==> flow/design.v <==
`timescale 1ns / 1ps
module counter #(size = 8) (clk, rst, ld, ld_val, en, up, val);
    input                 clk, rst, ld, en, up;
    input      [size-1:0] ld_val;
    output reg [size-1:0] val;
    always @(posedge clk, posedge rst) begin
        if (rst) begin
            val <= 0;
        end else if (ld) begin
            val <= ld_val;
        end else if (en) begin
            val <= (up) ? val+1 : val-1;
        end
    end
endmodule
module barrelshift #(size = 8) (barrel_in, barrel, right, barrel_out);
    input      signed [size-1:0] barrel_in;
    input                  [3:0] barrel;
    input                        right;
    output reg signed [size-1:0] barrel_out;
    always @(barrel_in, barrel, right) begin
        barrel_out = barrel_in;
        if (barrel == 1) begin
            barrel_out = (right) ? barrel_in >>> 1 : barrel_in <<< 1;
        end else if (barrel == 2) begin
            barrel_out = (right) ? barrel_in >>> 2 : barrel_in <<< 2;
        end else if (barrel == 3) begin
            barrel_out = (right) ? barrel_in >>> 3 : barrel_in <<< 3;
        end else if (barrel == 4) begin
            barrel_out = (right) ? barrel_in >>> 4 : barrel_in <<< 4;
        end else if (barrel == 5) begin
            barrel_out = (right) ? barrel_in >>> 5 : barrel_in <<< 5;
        end else if (barrel == 6) begin
            barrel_out = (right) ? barrel_in >>> 6 : barrel_in <<< 6;
        end else if (barrel == 7) begin
            barrel_out = (right) ? barrel_in >>> 7 : barrel_in <<< 7;
        end else if (barrel == 8) begin
            barrel_out = (right) ? barrel_in >>> 8 : barrel_in <<< 8;
        end else if (barrel == 9) begin
            barrel_out = (right) ? barrel_in >>> 9 : barrel_in <<< 9;
        end else if (barrel == 10) begin
            barrel_out = (right) ? barrel_in >>> 10 : barrel_in <<< 10;
        end else if (barrel == 11) begin
            barrel_out = (right) ? barrel_in >>> 11 : barrel_in <<< 11;
        end else if (barrel == 12) begin
            barrel_out = (right) ? barrel_in >>> 12 : barrel_in <<< 12;
        end else if (barrel == 13) begin
            barrel_out = (right) ? barrel_in >>> 13 : barrel_in <<< 13;
        end else if (barrel == 14) begin
            barrel_out = (right) ? barrel_in >>> 14 : barrel_in <<< 14;
        end else if (barrel == 15) begin
            barrel_out = (right) ? barrel_in >>> 15 : barrel_in <<< 15;
        end
    end
endmodule
module register #(size = 8) (clk, rst, ld, ld_val, val);
    input clk, rst, ld;
    input      signed [size-1:0] ld_val;
    output reg signed [size-1:0] val;
    always @(posedge clk, posedge rst) begin
        if (rst) begin
            val <= 0;
        end else if (ld) begin
            val <= ld_val;
        end
    end
endmodule
module cordic (clk, rst, s, angle, done, sine, cosine);
    input                   clk, rst, s;
    input   signed  [31:0]  angle;
    output  reg             done;
    output  signed  [31:0]  sine, cosine;
    reg              [1:0]  y, yn;
    wire                    z;
    wire             [3:0]  cntr_val0;
    wire    signed  [31:0]  atan [0:15];
    reg                     reg_ld_angle, reg_ld_sine, reg_ld_cosine, cntr_ld0, cntr_en0;
    wire    signed  [31:0]  reg_ld_val_angle, reg_ld_val_sine, reg_ld_val_cosine;
    wire    signed  [31:0]  reg_val_angle, reg_val_sine, reg_val_cosine, bshft_val_cosine, bshft_val_sine;
    assign atan[0]  = 450_000_000;
    assign atan[1]  = 265_650_512;
    assign atan[2]  = 140_362_435;
    assign atan[3]  = 071_250_163;
    assign atan[4]  = 035_763_344;
    assign atan[5]  = 017_899_106;
    assign atan[6]  = 008_951_737;
    assign atan[7]  = 004_476_142;
    assign atan[8]  = 002_381_050;
    assign atan[9]  = 001_119_057;
    assign atan[10] = 000_559_529;
    assign atan[11] = 000_279_765;
    assign atan[12] = 000_139_882;
    assign atan[13] = 000_069_941;
    assign atan[14] = 000_034_971;
    assign atan[15] = 000_017_485;
    always @(posedge clk, posedge rst) begin
        if (rst) begin
            y <= 0;
        end else begin
            y <= yn;
        end
    end
    always @(y, s, z) begin
        case (y)
            0: begin
                if (~s) begin
                    yn <= 0;
                end else begin
                    yn <= 1;
                end
            end
            1: begin
                if (~z) begin
                    yn <= 1;
                end else begin
                    yn <= 2;
                end
            end
            2: begin
                if (s) begin
                    yn <= 2;
                end else begin
                    yn <= 0;
                end
            end
            default: yn <= 2'bxx;
        endcase
    end
    always @(y, s) begin
        reg_ld_angle = 0; reg_ld_sine = 0; reg_ld_cosine = 0; cntr_ld0 = 0; cntr_en0 = 0; done = 0;
        case (y)
            0: begin
                reg_ld_angle = 1; cntr_ld0 = 1;
                if (s) begin
                    reg_ld_sine = 1; reg_ld_cosine = 1;
                end
            end
            1: begin
                reg_ld_angle = 1; reg_ld_sine = 1; reg_ld_cosine = 1; cntr_en0 = 1;
            end
            2: begin
                done = 1;
            end
        endcase
    end
    assign reg_ld_val_angle = (y == 0) ? angle : (reg_val_angle >= 000_000_000) ? 
        reg_val_angle - atan[cntr_val0] : reg_val_angle + atan[cntr_val0];
    assign reg_ld_val_cosine = (y == 0) ? 006_073_000 : (reg_val_angle >= 000_000_000) ?
        reg_val_cosine - bshft_val_sine : reg_val_cosine + bshft_val_sine;
    assign reg_ld_val_sine = (y == 0) ? 000_000_000 : (reg_val_angle >= 000_000_000) ?
        reg_val_sine + bshft_val_cosine : reg_val_sine - bshft_val_cosine;
    assign z = (cntr_val0 == 15);
    counter   #(4) c0 (clk, rst, cntr_ld0, 0, cntr_en0, 1, cntr_val0);
    register #(32) r_angle (clk, rst, reg_ld_angle, reg_ld_val_angle, reg_val_angle);
    register #(32) r_cosine (clk, rst, reg_ld_cosine, reg_ld_val_cosine, reg_val_cosine);
    register #(32) r_sine (clk, rst, reg_ld_sine, reg_ld_val_sine, reg_val_sine);
    barrelshift #(32) b_cosine (reg_val_cosine, cntr_val0, 1, bshft_val_cosine);
    barrelshift #(32) b_sine (reg_val_sine, cntr_val0, 1, bshft_val_sine);
    assign sine = reg_val_sine;
    assign cosine = reg_val_cosine;
endmodule
# Tool chain data of cordic
# The steps from the RTL of cordic to its reports follow in flow order.
# Line numbers count from 1 in the design file above.
# Operators carry their Yosys type and port widths (W data, S select, Z words).
# Library cell names are shortened.
design:
  top: "cordic"
  clk_port: "clk"
  cell_library: "sky130hd"
  pvt_corner: "tt_025C_1v80"

# Word-level counts
# Counts by Yosys on the flattened word-level netlist (proc, flatten, opt, wreduce; memories kept). Register bits leave out memories and registers merged into their read ports (data or address). Print and check cells are left out.
bits:
  ff_bits: 102
  latch_bits: 0
  ram_bits: 0
  mem_bits_ro: 0
  clocked_rd_ports_x_width: 0
  memories: 0
  inputBits: 35
  output_inout_bits: 65
  word_cells: 83
op_classes:
  add_sub_neg: 7
  multipliers: 0
  div_mod_pow: 0
  compare: 1
  n_eq: 17
  shift: 0
  muxes: 49
  n_logic: 0
  reduce_and_logical: 4
op_table:
  columns: ["cell", "n"]
  rows:
  - ["$mux W31", 30]
  - ["$pmux W32 S16", 1]
  - ["$mux W32", 6]
  - ["$add A32 B32 Y32", 3]
  - ["$sub A32 B32 Y32", 3]
  - ["$ge A32 B1 Y1 const B", 1]
  - ["$eq A4 B4 Y1 const B", 8]
  - ["$eq A4 B3 Y1 const B", 4]
  - ["$eq A4 B2 Y1 const B", 2]
  - ["$mux W4", 2]
  - ["$pmux W2 S3", 1]
  - ["$mux W1", 6]
  - ["$add A4 B1 Y4 const B", 1]
  - ["$eq A4 B1 Y1 const B", 1]
  - ["$logic_not A4 Y1", 1]
  - ["$mux W2", 2]
  - ["$eq A2 B1 Y1 const B", 1]
  - ["$eq A2 B2 Y1 const B", 1]
  - ["$logic_not A2 Y1", 1]
  - ["$reduce_bool A2 Y1", 1]
  - ["$reduce_or A2 Y1", 1]
  - ["$pmux W1 S2", 1]

# Longest topological paths
# Yosys ltp: most cells in a row. Word level: on the elaborated netlist, between registers, memories and ports. Mapped: between sequential cells and ports; inverters and the memories' decode and read muxes count.
logic_depth:
  ltp_word: 19
  ABC_AREA: 0
  mapped_depth: 33
  depth_no_buf: 28

# Netlist
# Yosys stat after the flow's synthesis: flattened, memories mapped to cells. It holds for the ABC_AREA given above (unset counts as 0); a run with the other value may have another netlist.
# The area totals of this step are shown rounded.
by_type:
  columns: ["cell_type", "n", "area_total_um2"]
  rows:
  - ["dfrtp_1", 102, 2.55E+03]
  - ["a21oi_1", 297, 1.49E+03]
  - ["o21ai_0", 275, 1376.32]
  - ["ha_1", 106, 1.33E+03]
  - ["nand2_1", 254, 953.414]
  - ["xnor2_1", 83, 726.947]
  - ["xor2_1", 83, 726.947]
  - ["nor2_1", 151, 566.794]
  - ["a21o_1", 61, 457.939]
  - ["clkbuf_1", 122, 457.939]
  - ["buf_2", 83, 415.398]
  - ["nand2b_1", 62, 387.872]
  - ["o22ai_1", 62, 387.872]
  - ["a221oi_1", 43, 376.611]
  - ["nor2b_1", 59, 369.104]
  - ["mux2i_1", 35, 350.336]
  - ["o211ai_1", 40, 300.288]
  - ["a211oi_1", 36, 270.259]
# Other cell types: 85; their cells: 771.
mapped:
  stdcells: 2725
  mapped_area_um2: 19200
  sequential_area_um2: 2580
  ff_cells: 103
  buf_cells: 269
# By module: a second synthesis without flattening, with its own total; a netlist apart from the flattened one above.
hier_totals:
  cells_unflattened: 3693
  hier_area_um2: 25800
# Each row is one instance without its submodules.
by_module:
  columns: ["mod", "n_inst", "n_cells", "mod_area_um2", "mod_seq_area_um2"]
  rows:
  - ["barrelshift #(size=32)", 2, 1161, 6960, 0.0]
  - ["cordic", 1, 1132, 7550, 76.3]
  - ["register #(size=32)", 3, 69, 1350, 801]
  - ["counter #(size=4)", 1, 32, 329, 100]

# Worst setup path after synthesis
# Source: OpenSTA report_checks on the synthesized netlist (no wires, ideal clock, input and output delay 20% of the period each), path of least setup slack; recovery checks are left aside. Register names are those of the netlist, which keeps one name where synthesis merged equal registers.
synth_timing:
  kind: "reg2reg"
  start: "reg c0.val[3]"
  end: "reg r_angle.val[29]"
  tclk_ns: 7.5
  setup_time_ns: 0.135
  t_first_pin_ns: 0.000
  t_arrival_ns: 5.591
  t_required_ns: 7.365
  path_slack_ns: 1.774
  delay_ns: 5.726
  driving_pins: 32
  path_buffers: 6
  synth_period_reached_ns: 5.726
# "delay_ns" is the arrival time less input delay plus setup time.
# "driving_pins": output pins that drive a net of the path, with the launching flip-flop's if there is one; two outputs of one cell count as two.
# "synth_period_reached_ns" = period - worst setup slack (recovery checks aside). The figure is calculated, with input and output delays left at 20% of the set period.
# Between the ends stands the longest chain of elaborated cells between them, by number of cells; it is not shown to be the way that was timed. Of several equally long chains one is given.
# Each line given opens the expression or statement behind the cell; cells for indexed reads and writes are added by Yosys, which also makes memories of some case tables.
# At most two assigning lines are given for a register; there are more.
synth_between:
  path_cell_list: "dfrtp_1 buf_4 buf_2 buf_2 clkbuf_1 buf_1 clkbuf_1 nand2_1 a21oi_1 a221oi_1 inv_1 ha_1 nand2_1 nor2_1 nand2b_1 or3_1 a21o_1 nand2_1 xnor2_1 ha_1 o21a_1 o21ai_0 a21oi_1 o31ai_1 nand2_1 a21oi_1 o21bai_1 o221ai_1 o21ai_0 a31oi_1 xor2_1 o21ai_0"
  elab_chain_len: 5
  cone_cells: 21
  cone_classes: "add/sub: 2; eq/ne: 15; mux: 3; reduce/logical: 1"
synth_lines:
  columns: ["element", "line", "source"]
  rows:
  - ["from (decl)", 5, "output reg [size-1:0] val;"]
  - ["from (assign)", 10, "val <= ld_val;"]
  - ["from (assign)", 12, "val <= (up) ? val+1 : val-1;"]
  - ["$eq A4 B4 Y1", 147, "reg_val_angle - atan[cntr_val0] : reg_val_angle + atan[cntr_val0];"]
  - ["$pmux W32 S16", 147, null]
  - ["$add A32 B32 Y32", 147, null]
  - ["$mux W32 x2", 146, "assign reg_ld_val_angle = (y == 0) ? angle : (reg_val_angle >= 000_000_000) ?"]
  - ["to (assign)", 62, "val <= 0;"]
  - ["to (assign)", 64, "val <= ld_val;"]
  - ["to (decl)", 59, "output reg signed [size-1:0] val;"]

# Path in the finished layout
# From the final timing report of run A: the path of least setup slack in the routed layout; clock arrival at registers is part of the times.
layout_timing:
  kind: "reg2reg"
  start: "reg c0.val[0]"
  end: "reg r_sine.val[28]"
  tclk_ns: 7.5
  setup_time_ns: 0.11
  t_first_pin_ns: 0.41
  t_arrival_ns: 7.34
  t_required_ns: 7.80
  path_slack_ns: 0.47
  driving_pins: 26
  path_buffers: 2
# Between the ends stands the longest chain of elaborated cells between them, by number of cells; it is not shown to be the way that was timed. Of several equally long chains one is given.
# At most two assigning lines are given for a register; there are more.
layout_between:
  path_cell_list: "dfrtp_1 inv_1 ha_4 buf_4 a211oi_1 a221oi_1 a211oi_1 o31ai_1 inv_1 ha_1 mux2_2 inv_1 fa_1 nor2b_1 o31ai_1 a21oi_1 a31oi_1 buf_4 a21oi_1 and2_1 o21ai_0 or2_2 o21ai_0 a21oi_1 mux2i_1 a311o_1"
  elab_chain_len: 19
  cone_cells: 34
  cone_classes: "add/sub: 2; eq/ne: 15; mux: 17"
layout_lines:
  columns: ["element", "line", "source"]
  rows:
  - ["from (decl)", 5, "output reg [size-1:0] val;"]
  - ["from (assign)", 10, "val <= ld_val;"]
  - ["from (assign)", 12, "val <= (up) ? val+1 : val-1;"]
  - ["$eq A4 B4 Y1", 51, "end else if (barrel == 15) begin"]
  - ["$mux W31", 51, null]
  - ["$mux W31", 49, "end else if (barrel == 14) begin"]
  - ["$mux W31", 47, "end else if (barrel == 13) begin"]
  - ["$mux W31", 45, "end else if (barrel == 12) begin"]
  - ["$mux W31", 43, "end else if (barrel == 11) begin"]
  - ["$mux W31", 41, "end else if (barrel == 10) begin"]
  - ["[... 4 more ...]", null, null]
  - ["$mux W31", 31, "end else if (barrel == 5) begin"]
  - ["$mux W31", 29, "end else if (barrel == 4) begin"]
  - ["$mux W31", 27, "end else if (barrel == 3) begin"]
  - ["$mux W31", 25, "end else if (barrel == 2) begin"]
  - ["$mux W31", 23, "if (barrel == 1) begin"]
  - ["$sub A32 B32 Y32", 151, "reg_val_sine + bshft_val_cosine : reg_val_sine - bshft_val_cosine;"]
  - ["$mux W32 x2", 150, "assign reg_ld_val_sine = (y == 0) ? 000_000_000 : (reg_val_angle >= 000_000_000) ?"]
  - ["to (assign)", 62, "val <= 0;"]
  - ["to (assign)", 64, "val <= ld_val;"]
  - ["to (decl)", 59, "output reg signed [size-1:0] val;"]

# Module cordic, platform sky130hd: 2 stored runs of the flow (Yosys, OpenROAD) with differing settings, in no particular order. Input and output delays are each 20% of the period that was set; the output load is 0.01 pF.
# "period_less_ws_ns": clock period set for the run, less the worst setup slack. It is reckoned from that one timing run; input and output delays stay at 20% of the period that was set.
# By "worst_setup_path_time_ns" is meant the share of the clock period that the worst setup path is allowed (20% is reserved at inputs, 20% at outputs), minus its slack. Clock arrival times at its registers enter into it.
# Values from the reports are rounded here.
runs:
  - name: "run A"
    settings:
      SETUP_SLACK_MARGIN: 0.3
      period_ns: 7.5
      CAP_MARGIN: 20
      CORE_MARGIN: 2
      CORE_UTILIZATION: 40
      SLEW_MARGIN: 20
    results:
      synth_chip_area_um2: 19200
      final_setup_tns_ns: 0.000
      period_less_ws_ns: 7.035
      worst_setup_path_time_ns: 7.03
      critical_path_kind: "reg2reg"
      post_route_stdcell_area_um2: 21600
      utilization_pct: 45.4
      worst_setup_slack_ns: 0.465
      dieArea_um2: 49800
      ws_hold_ns: 0.571
  - name: "run B"
    settings:
      ABC_AREA: 1
      CORE_UTILIZATION: 60
      GPL_TIMING_DRIVEN: 1
      MIN_ROUTING_LAYER: "met1"
      SETUP_SLACK_MARGIN: 0.44
      period_ns: 5.15
      CAP_MARGIN: 20
      CORE_MARGIN: 2
      SLEW_MARGIN: 20
    outcome: "not finished: routing ended with error ODB-0269"
